==> flow/design.v <==
module TMDS_Encoder (
    input  wire       PixelClk,
    output reg  [9:0] pDataOutRaw,    
    input  wire [7:0] pDataOut,       
    input  wire       pC0,
    input  wire       pC1,
    input  wire       pVde
);
localparam [9:0] kCtlTkn0 = 10'b1101010100;
localparam [9:0] kCtlTkn1 = 10'b0010101011;
localparam [9:0] kCtlTkn2 = 10'b0101010100;
localparam [9:0] kCtlTkn3 = 10'b1010101011;
function [3:0] sum_bits8;
    input [7:0] u;
    integer i;
    begin
        sum_bits8 = 4'd0;
        for (i = 0; i < 8; i = i + 1)
            sum_bits8 = sum_bits8 + {3'b000, u[i]};
    end
endfunction
reg  [7:0] pDataOut_1;
reg  [3:0] n1d_1;
reg        pC0_1, pC1_1, pVde_1;
reg  [8:0] q_m_2;
reg  [3:0] n1q_m_2, n0q_m_2;
reg        pC0_2, pC1_2, pVde_2;
reg  signed [4:0] cnt_t_3;
wire [8:0] q_m_xor_1, q_m_xnor_1, q_m_1;
wire [3:0] n1q_m_1;
always @(posedge PixelClk) begin
    pVde_1     <= pVde;
    n1d_1      <= sum_bits8(pDataOut);
    pDataOut_1 <= pDataOut;
    pC0_1      <= pC0;
    pC1_1      <= pC1;
end
assign q_m_xor_1[0]  = pDataOut_1[0];
assign q_m_xnor_1[0] = pDataOut_1[0];
genvar gi;
generate
    for (gi = 1; gi < 8; gi = gi + 1) begin : encode
        assign q_m_xor_1[gi]  = q_m_xor_1[gi-1] ^ pDataOut_1[gi];
        assign q_m_xnor_1[gi] = ~(q_m_xnor_1[gi-1] ^ pDataOut_1[gi]);
    end
endgenerate
assign q_m_xor_1[8]  = 1'b1;
assign q_m_xnor_1[8] = 1'b0;
assign q_m_1 = (n1d_1 > 4'd4 || (n1d_1 == 4'd4 && pDataOut_1[0] == 1'b0)) ?
               q_m_xnor_1 : q_m_xor_1;
assign n1q_m_1 = sum_bits8(q_m_1[7:0]);
always @(posedge PixelClk) begin
    n1q_m_2 <= n1q_m_1;
    n0q_m_2 <= 4'd8 - n1q_m_1;
    q_m_2   <= q_m_1;
    pC0_2   <= pC0_1;
    pC1_2   <= pC1_1;
    pVde_2  <= pVde_1;
end
wire cond_balanced_2     = (cnt_t_3 == 5'sd0) || (n1q_m_2 == 4'd4);
wire cond_not_balanced_2 = (cnt_t_3 > 5'sd0 && n1q_m_2 > 4'd4) ||
                           (cnt_t_3 < 5'sd0 && n1q_m_2 < 4'd4);
wire [9:0] control_token_2 = (!pC1_2 && !pC0_2) ? kCtlTkn0 :
                             (!pC1_2 &&  pC0_2) ? kCtlTkn1 :
                             ( pC1_2 && !pC0_2) ? kCtlTkn2 :
                                                  kCtlTkn3;
wire [9:0] q_out_2 =
    !pVde_2                            ? control_token_2 :
    (cond_balanced_2 && !q_m_2[8])     ? {~q_m_2[8], q_m_2[8], ~q_m_2[7:0]} :
    (cond_balanced_2 &&  q_m_2[8])     ? {~q_m_2[8], q_m_2[8],  q_m_2[7:0]} :
    cond_not_balanced_2                ? {1'b1,      q_m_2[8], ~q_m_2[7:0]} :
                                         {1'b0,      q_m_2[8],  q_m_2[7:0]};
wire signed [4:0] dc_bias_2 = $signed({1'b0, n0q_m_2}) - $signed({1'b0, n1q_m_2});
wire signed [4:0] cnt_t_2 =
    !pVde_2                        ? 5'sd0 :
    (cond_balanced_2 && !q_m_2[8]) ? cnt_t_3 + dc_bias_2 :
    (cond_balanced_2 &&  q_m_2[8]) ? cnt_t_3 - dc_bias_2 :
    cond_not_balanced_2            ? cnt_t_3 + $signed({3'b000,  q_m_2[8], 1'b0}) + dc_bias_2 :
                                     cnt_t_3 - $signed({3'b000, ~q_m_2[8], 1'b0}) - dc_bias_2;
always @(posedge PixelClk) begin
    cnt_t_3     <= cnt_t_2;
    pDataOutRaw <= q_out_2;    
end
endmodule
module rgb2dvi (
    input  wire        PixelClk,
    input  wire [23:0] vid_pData,
    input  wire        vid_pVDE,
    input  wire        vid_pHSync,
    input  wire        vid_pVSync,
    output wire [9:0]  pDataOutRaw0,    
    output wire [9:0]  pDataOutRaw1,    
    output wire [9:0]  pDataOutRaw2     
);
TMDS_Encoder DataEncoder0 (
    .PixelClk(PixelClk), .pDataOutRaw(pDataOutRaw0),
    .pDataOut(vid_pData[15:8]), .pC0(vid_pHSync), .pC1(vid_pVSync), .pVde(vid_pVDE));
TMDS_Encoder DataEncoder1 (
    .PixelClk(PixelClk), .pDataOutRaw(pDataOutRaw1),
    .pDataOut(vid_pData[7:0]), .pC0(1'b0), .pC1(1'b0), .pVde(vid_pVDE));
TMDS_Encoder DataEncoder2 (
    .PixelClk(PixelClk), .pDataOutRaw(pDataOutRaw2),
    .pDataOut(vid_pData[23:16]), .pC0(1'b0), .pC1(1'b0), .pVde(vid_pVDE));
endmodule
From RTL to reports: rgb2dvi

Tool output for the design above before and after an edit, in the order of the flow.
"original" refers to lines of the RTL above, "edited" to lines of the edited file.
"difference" is "edited" less "original", of the values as shown; "rel. change" is that difference over "original", in percent.
Operators: Yosys type, input widths -> output width; for muxes data width and select width s.
Cell names lack the library's common part.
The mark n/a stands for no value.

Top: rgb2dvi
Clock port: PixelClk
Library: sky130hd
Timing corner: tt_025C_1v80

Diff

Unified diff, file above to edited file.
A script made this edit; it was not meant as an optimisation.

```diff
@@ -75,5 +75,4 @@
     !pVde_2                        ? 5'sd0 :
     (cond_balanced_2 && !q_m_2[8]) ? cnt_t_3 + dc_bias_2 :
-    (cond_balanced_2 &&  q_m_2[8]) ? cnt_t_3 - dc_bias_2 :
     cond_not_balanced_2            ? cnt_t_3 + $signed({3'b000,  q_m_2[8], 1'b0}) + dc_bias_2 :
                                      cnt_t_3 - $signed({3'b000, ~q_m_2[8], 1'b0}) - dc_bias_2;
```

Word level

Source: Yosys, flattened and elaborated, memories not mapped. Widths are those after wreduce; folded enables and synchronous resets count as part of the registers. Registers that Yosys merges into a memory's read port (data or address) are not register bits. Print and check cells do not count. Equal cells are merged and count once.

Word-level totals:

| item             | original | edited | difference | rel. change (%) |
| register bits    | 138      | 138    | 0          | 0.00 |
| elaborated cells | 243      | 237    | -6         | -2.47 |

Cells by class:

| item                             | original | edited | difference | rel. change (%) |
| magnitude comparators            | 15       | 15     | 0          | 0.00 |
| bitwise operators                | 69       | 69     | 0          | 0.00 |
| multiplexer cells                | 25       | 22     | -3         | -12.00 |
| reductions and logical operators | 35       | 35     | 0          | 0.00 |
| equality and inequality tests    | 6        | 6      | 0          | 0.00 |
| add/subtract/negate cells        | 66       | 63     | -3         | -4.55 |

Operators by type and width:

| operator    | original | edited | difference | rel. change (%) |
| $mux 5      | 9        | 6      | -3         | -33.33 |
| $sub 5x5->5 | 6        | 3      | -3         | -50.00 |

Operator kinds equal on both sides are left out: 21.

Longest topological paths

Depth = most cells in a row (Yosys ltp): at word level without a register or memory, in the mapped netlist without a sequential cell, where the memories' decode and read muxes count.

Logic depth:

| item                         | original | edited | difference | rel. change (%) |
| depth after elaboration      | 23       | 23     | 0          | 0.00 |
| ABC_AREA                     | 0        | 0      | n/a        | n/a |
| mapped depth                 | 14       | 14     | 0          | 0.00 |
| mapped depth without buffers | 14       | 14     | 0          | 0.00 |

Netlist

The flow's flattened synthesis, as Yosys stat reports it; memories are mapped. The netlist is that of the ABC_AREA named above (0 if unset); the other value can give another one.

Cells by type:

| cell type | original | edited | difference | rel. change (%) |
| ha_1      | 87       | 75     | -12        | -13.79 |
| o21ai_0   | 21       | 11     | -10        | -47.62 |
| inv_1     | 123      | 115    | -8         | -6.50 |
| xnor2_1   | 47       | 55     | +8         | +17.02 |
| nand2_1   | 32       | 26     | -6         | -18.75 |
| nand3_1   | 5        | 0      | -5         | -100.00 |
| a211oi_1  | 1        | 6      | +5         | +500.00 |
| nor3b_1   | 5        | 1      | -4         | -80.00 |
| o211ai_1  | 5        | 1      | -4         | -80.00 |
| a221oi_1  | 4        | 0      | -4         | -100.00 |
| a22oi_1   | 4        | 0      | -4         | -100.00 |
| nor2b_1   | 12       | 9      | -3         | -25.00 |
| nor3_1    | 12       | 9      | -3         | -25.00 |
| a21o_1    | 7        | 10     | +3         | +42.86 |
| and3_1    | 4        | 1      | -3         | -75.00 |
| xor2_2    | 4        | 1      | -3         | -75.00 |
| or2_2     | 0        | 3      | +3         | n/a |
| nor2_1    | 39       | 41     | +2         | +5.13 |

Cell types equal on both sides are left out: 12.
The list need not be complete.

Synthesis totals:

| item                           | original  | edited    | difference | rel. change (%) |
| buffers                        | 8         | 10        | +2         | +25.00 |
| area of sequential cells (mm²) | 0.0027026 | 0.0027026 | 0.0000000  | 0.00 |
| standard cells after synthesis | 722       | 660       | -62        | -8.59 |
| synthesis area (mm²)           | 0.0073483 | 0.0068678 | -0.0004805 | -6.54 |
| flip-flop cells                | 135       | 135       | 0          | 0.00 |

The figures by module come from a second, unflattened synthesis with its own total; it is not the netlist above.

Unflattened totals:

| item                                          | original | edited    | difference | rel. change (%) |
| cell total of the unflattened synthesis       | 745      | 673       | -72        | -9.66 |
| area total of the unflattened synthesis (mm²) | 0.00777  | 0.0074359 | -0.0003341 | -4.30 |

Rows give one instance, submodules left out.

Modules, original:

| module       | area (mm²) | instances | cells |
| TMDS_Encoder | 0.0025887  | 3         | 248 |
| rgb2dvi      | 0.0000038  | 1         | 1 |

Modules, edited:

| module       | area (mm²) | instances | cells |
| TMDS_Encoder | 0.0024774  | 3         | 224 |
| rgb2dvi      | 0.0000038  | 1         | 1 |

Worst setup path after synthesis

Path of least setup slack by OpenSTA after synthesis, without wires, with an ideal clock, recovery checks aside; 20% of the period is set as input and as output delay. Where synthesis merged equal registers, the netlist keeps one of their names.

Timing after synthesis:

| item                              | original                            | edited                           | difference | rel. change (%) |
| kind                              | flip-flop to flip-flop              | flip-flop to flip-flop           | n/a        | n/a |
| start point                       | register DataEncoder1.pDataOut_1[0] | register DataEncoder2.n1d_1[0]   | n/a        | n/a |
| end point                         | register DataEncoder1.n0q_m_2[3]    | register DataEncoder2.n0q_m_2[3] | n/a        | n/a |
| slack (ps)                        | 199                                 | 300                              | +101       | n/a |
| arrival (ps)                      | 3,730                               | 3,629                            | -101       | -2.71 |
| stages                            | 13                                  | 14                               | +1         | +7.69 |
| data required time (ps)           | 3,928                               | 3,928                            | 0          | 0.00 |
| launch time at the first pin (ps) | 0                                   | 0                                | 0          | n/a |
| path delay (ps)                   | 3,802                               | 3,701                            | -101       | -2.66 |
| period (ps)                       | 4,000                               | 4,000                            | 0          | 0.00 |
| synthesis period reached (ps)     | 3,801                               | 3,700                            | -101       | -2.66 |

"path delay" = arrival - input delay + setup time.
"stages": output pins that drive a net of the path, with the launching flip-flop's if there is one; two outputs of one cell count as two.
"synthesis period reached" is the clock period less the worst setup slack; recovery checks do not enter. This is arithmetic on one report: input and output delays are still those of the set period (20% each).
The rows between start and end are the longest chain of elaborated cells between them; the timing report does not say that the signal goes this way. Where chains are equally long, one stands for them.
Each line given opens the expression or statement behind the cell; cells for indexed reads and writes are added by Yosys, which also makes memories of some case tables.

Between the ends, after synthesis, original:
Path through: dfxtp_1 > nand2_1 > a21oi_1 > xnor2_1 > ha_1 > fa_1 > inv_1 > fa_1 > fa_1 > fa_1 > inv_1 > nor3_1 > xor2_1
Elaborated cells on any way between the ends: 32
Those cells by class: add/sub (8); mux (1); logic (21); reduce/logical (2)

RTL lines, path after synthesis, original:

| item               | line | text |
| start: declaration | 22   | `reg  [7:0] pDataOut_1;` |
| start: assignment  | 34   | `pDataOut_1 <= pDataOut;` |
| end: assignment    | 54   | `n0q_m_2 <= 4'd8 - n1q_m_1;` |
| end: declaration   | 26   | `reg  [3:0] n1q_m_2, n0q_m_2;` |

original: No chain of elaborated cells between the ends is given.
Nets of the timed path that keep an RTL name, with a line that drives or declares them; the list need not be complete.

Nets with RTL names, path after synthesis, original:

| signal                  | line | text |
| DataEncoder1.q_m_1[8]   | 49   | `assign q_m_1 = (n1d_1 > 4'd4 \|\| (n1d_1 == 4'd4 && pDataOut_1[0] == 1'b0)) ?` |
| DataEncoder1.q_m_1[1]   | 49   |  |
| DataEncoder1.n1q_m_1[1] | 19   | `sum_bits8 = sum_bits8 + {3'b000, u[i]};` |

Between the ends, after synthesis, edited:
Path through: dfxtp_1 > nor2_1 > nand2_1 > a21oi_1 > xnor2_1 > ha_1 > fa_1 > inv_1 > fa_1 > fa_1 > fa_1 > inv_1 > nor3_1 > xor2_1
Cells in the longest elaborated chain: 12
Elaborated cells on any way between the ends: 13
Source lines of those cells: 3
Those cells by class: add/sub (8); compare (1); eq/ne (1); mux (1); reduce/logical (2)

RTL lines, path after synthesis, edited:

| item               | line | text |
| start: declaration | 23   | `reg  [3:0] n1d_1;` |
| start: assignment  | 33   | `n1d_1      <= sum_bits8(pDataOut);` |
| $eq 4x3->1         | 49   | `assign q_m_1 = (n1d_1 > 4'd4 \|\| (n1d_1 == 4'd4 && pDataOut_1[0] == 1'b0)) ?` |
| $logic_and 1x1->1  | 49   |  |
| $logic_or 1x1->1   | 49   |  |
| $mux 9             | 49   |  |
| $add 1x1->2        | 19   | `sum_bits8 = sum_bits8 + {3'b000, u[i]};` |
| $add 4x1->4 x6     | 19   |  |
| $sub 4x4->4        | 54   | `n0q_m_2 <= 4'd8 - n1q_m_1;` |
| end: assignment    | 54   |  |
| end: declaration   | 26   | `reg  [3:0] n1q_m_2, n0q_m_2;` |

Nets with RTL names, path after synthesis, edited:

| signal                  | line |
| DataEncoder2.q_m_1[8]   | 49 |
| DataEncoder2.q_m_1[1]   | 49 |
| DataEncoder2.n1q_m_1[1] | 19 |

Timing after layout

From the final timing report of the runs of pair 1: the path of least setup slack in the routed layout; clock arrival at registers is part of the times.
The path's times are printed in steps of 10 ps; the period is the one set.

Timing post-layout:

| item                              | original                            | edited                              | difference | rel. change (%) |
| kind                              | flip-flop to flip-flop              | flip-flop to flip-flop              | n/a        | n/a |
| start point                       | register DataEncoder0.pDataOut_1[1] | register DataEncoder1.pDataOut_1[0] | n/a        | n/a |
| end point                         | register DataEncoder0.n0q_m_2[3]    | register DataEncoder1.n0q_m_2[3]    | n/a        | n/a |
| slack (ps)                        | 190                                 | 170                                 | -20        | n/a |
| arrival (ps)                      | 3,950                               | 3,970                               | +20        | +0.51 |
| data required time (ps)           | 4,130                               | 4,140                               | +10        | +0.24 |
| stages                            | 13                                  | 13                                  | 0          | 0.00 |
| period (ps)                       | 3,800                               | 3,800                               | 0          | 0.00 |
| launch time at the first pin (ps) | 400                                 | 410                                 | +10        | +2.50 |

Between the ends, post-layout, original:
Path through: dfxtp_1 > xor2_4 > xor2_2 > xnor2_2 > xnor2_1 > fa_1 > inv_1 > fa_1 > fa_2 > fa_1 > inv_1 > nor3_2 > xor2_1
Elaborated cells on any way between the ends: 29
Those cells by class: add/sub (8); mux (1); logic (20)

RTL lines, path post-layout, original:

| item               | line | text |
| start: declaration | 22   | `reg  [7:0] pDataOut_1;` |
| start: assignment  | 34   | `pDataOut_1 <= pDataOut;` |
| end: assignment    | 54   | `n0q_m_2 <= 4'd8 - n1q_m_1;` |
| end: declaration   | 26   | `reg  [3:0] n1q_m_2, n0q_m_2;` |

original: No chain of elaborated cells between the ends is given.
Nets of the timed path that keep an RTL name, with a line that drives or declares them; the list need not be complete.

Nets with RTL names, path post-layout, original:

| signal                  | line | text |
| DataEncoder0.q_m_1[2]   | 49   | `assign q_m_1 = (n1d_1 > 4'd4 \|\| (n1d_1 == 4'd4 && pDataOut_1[0] == 1'b0)) ?` |
| DataEncoder0.q_m_1[4]   | 49   |  |
| DataEncoder0.n1q_m_1[1] | 19   | `sum_bits8 = sum_bits8 + {3'b000, u[i]};` |

Between the ends, post-layout, edited:
Path through: dfxtp_2 > nand2_1 > a21oi_2 > xnor2_1 > ha_1 > fa_1 > inv_1 > fa_1 > fa_1 > fa_1 > inv_1 > nor3_2 > xor2_1
Elaborated cells on any way between the ends: 32
Those cells by class: add/sub (8); mux (1); logic (21); reduce/logical (2)

RTL lines, path post-layout, edited:

| item               | line | text |
| start: declaration | 22   | `reg  [7:0] pDataOut_1;` |
| start: assignment  | 34   | `pDataOut_1 <= pDataOut;` |
| end: assignment    | 54   | `n0q_m_2 <= 4'd8 - n1q_m_1;` |
| end: declaration   | 26   | `reg  [3:0] n1q_m_2, n0q_m_2;` |

edited: No chain of elaborated cells between the ends is given.

Nets with RTL names, path post-layout, edited:

| signal                  | line | text |
| DataEncoder1.q_m_1[8]   | 49   | `assign q_m_1 = (n1d_1 > 4'd4 \|\| (n1d_1 == 4'd4 && pDataOut_1[0] == 1'b0)) ?` |
| DataEncoder1.q_m_1[1]   | 49   |  |
| DataEncoder1.n1q_m_1[1] | 19   | `sum_bits8 = sum_bits8 + {3'b000, u[i]};` |

Measured runs

Runs of the flow (Yosys, OpenROAD) on both versions; the two runs of a pair have the same settings. The constraints put input and output delay at 20% of the set period each and load the outputs with 0.01 pF.

Settings, pair 1:
CORE_UTILIZATION: 40
period_ns: 3.8
CAP_MARGIN: 20
CORE_MARGIN: 2
SLEW_MARGIN: 20

Results, pair 1:

| item                                                    | original  | edited    | difference | rel. change (%) |
| setup slack of the worst path (ps)                      | 187       | 174       | -13        | n/a |
| area of the standard cells in the finished layout (mm²) | 0.0089611 | 0.0084368 | -0.0005243 | -5.85 |
| utilization (%)                                         | 49.7      | 50.5      | +0.8       | n/a |
| clock period achieved (ps)                              | 3,613     | 3,626     | +13        | +0.36 |
| netlist area reported by Yosys (mm²)                    | 0.0073483 | 0.0068678 | -0.0004805 | -6.54 |
| post-route setup TNS (ps)                               | 0         | 0         | 0          | n/a |
| die footprint (mm²)                                     | 0.0194714 | 0.0182331 | -0.0012383 | -6.36 |
| worst hold slack (ps)                                   | 328       | 321       | -7         | n/a |

Settings, pair 2:
CELL_PAD_IN_SITES_GLOBAL_PLACEMENT: 3
CORE_ASPECT_RATIO: 1.25
CORE_UTILIZATION: 24
CTS_CLUSTER_DIAMETER: 287
GPL_ROUTABILITY_DRIVEN: 1
PLACE_DENSITY_LB_ADDON: 0.19
SETUP_SLACK_MARGIN: 0.01
SLEW_MARGIN: 35
period_ns: 4.8
CAP_MARGIN: 20
CORE_MARGIN: 2

Results, pair 2:

| item                                                    | original  | edited    | difference | rel. change (%) |
| setup slack of the worst path (ps)                      | 760       | 831       | +71        | n/a |
| area of the standard cells in the finished layout (mm²) | 0.0090024 | 0.0084306 | -0.0005718 | -6.35 |
| utilization (%)                                         | 29.9      | 29.8      | -0.1       | n/a |
| clock period achieved (ps)                              | 4,040     | 3,969     | -71        | -1.76 |
| netlist area reported by Yosys (mm²)                    | 0.0073483 | 0.0068678 | -0.0004805 | -6.54 |
| post-route setup TNS (ps)                               | 0         | 0         | 0          | n/a |
| die footprint (mm²)                                     | 0.0320424 | 0.0299941 | -0.0020483 | -6.39 |
| worst hold slack (ps)                                   | 332       | 331       | -1         | n/a |

By "clock period achieved" is meant the clock period of the run minus its worst setup slack. This is arithmetic on one report: input and output delays are still those of the set period (20% each).
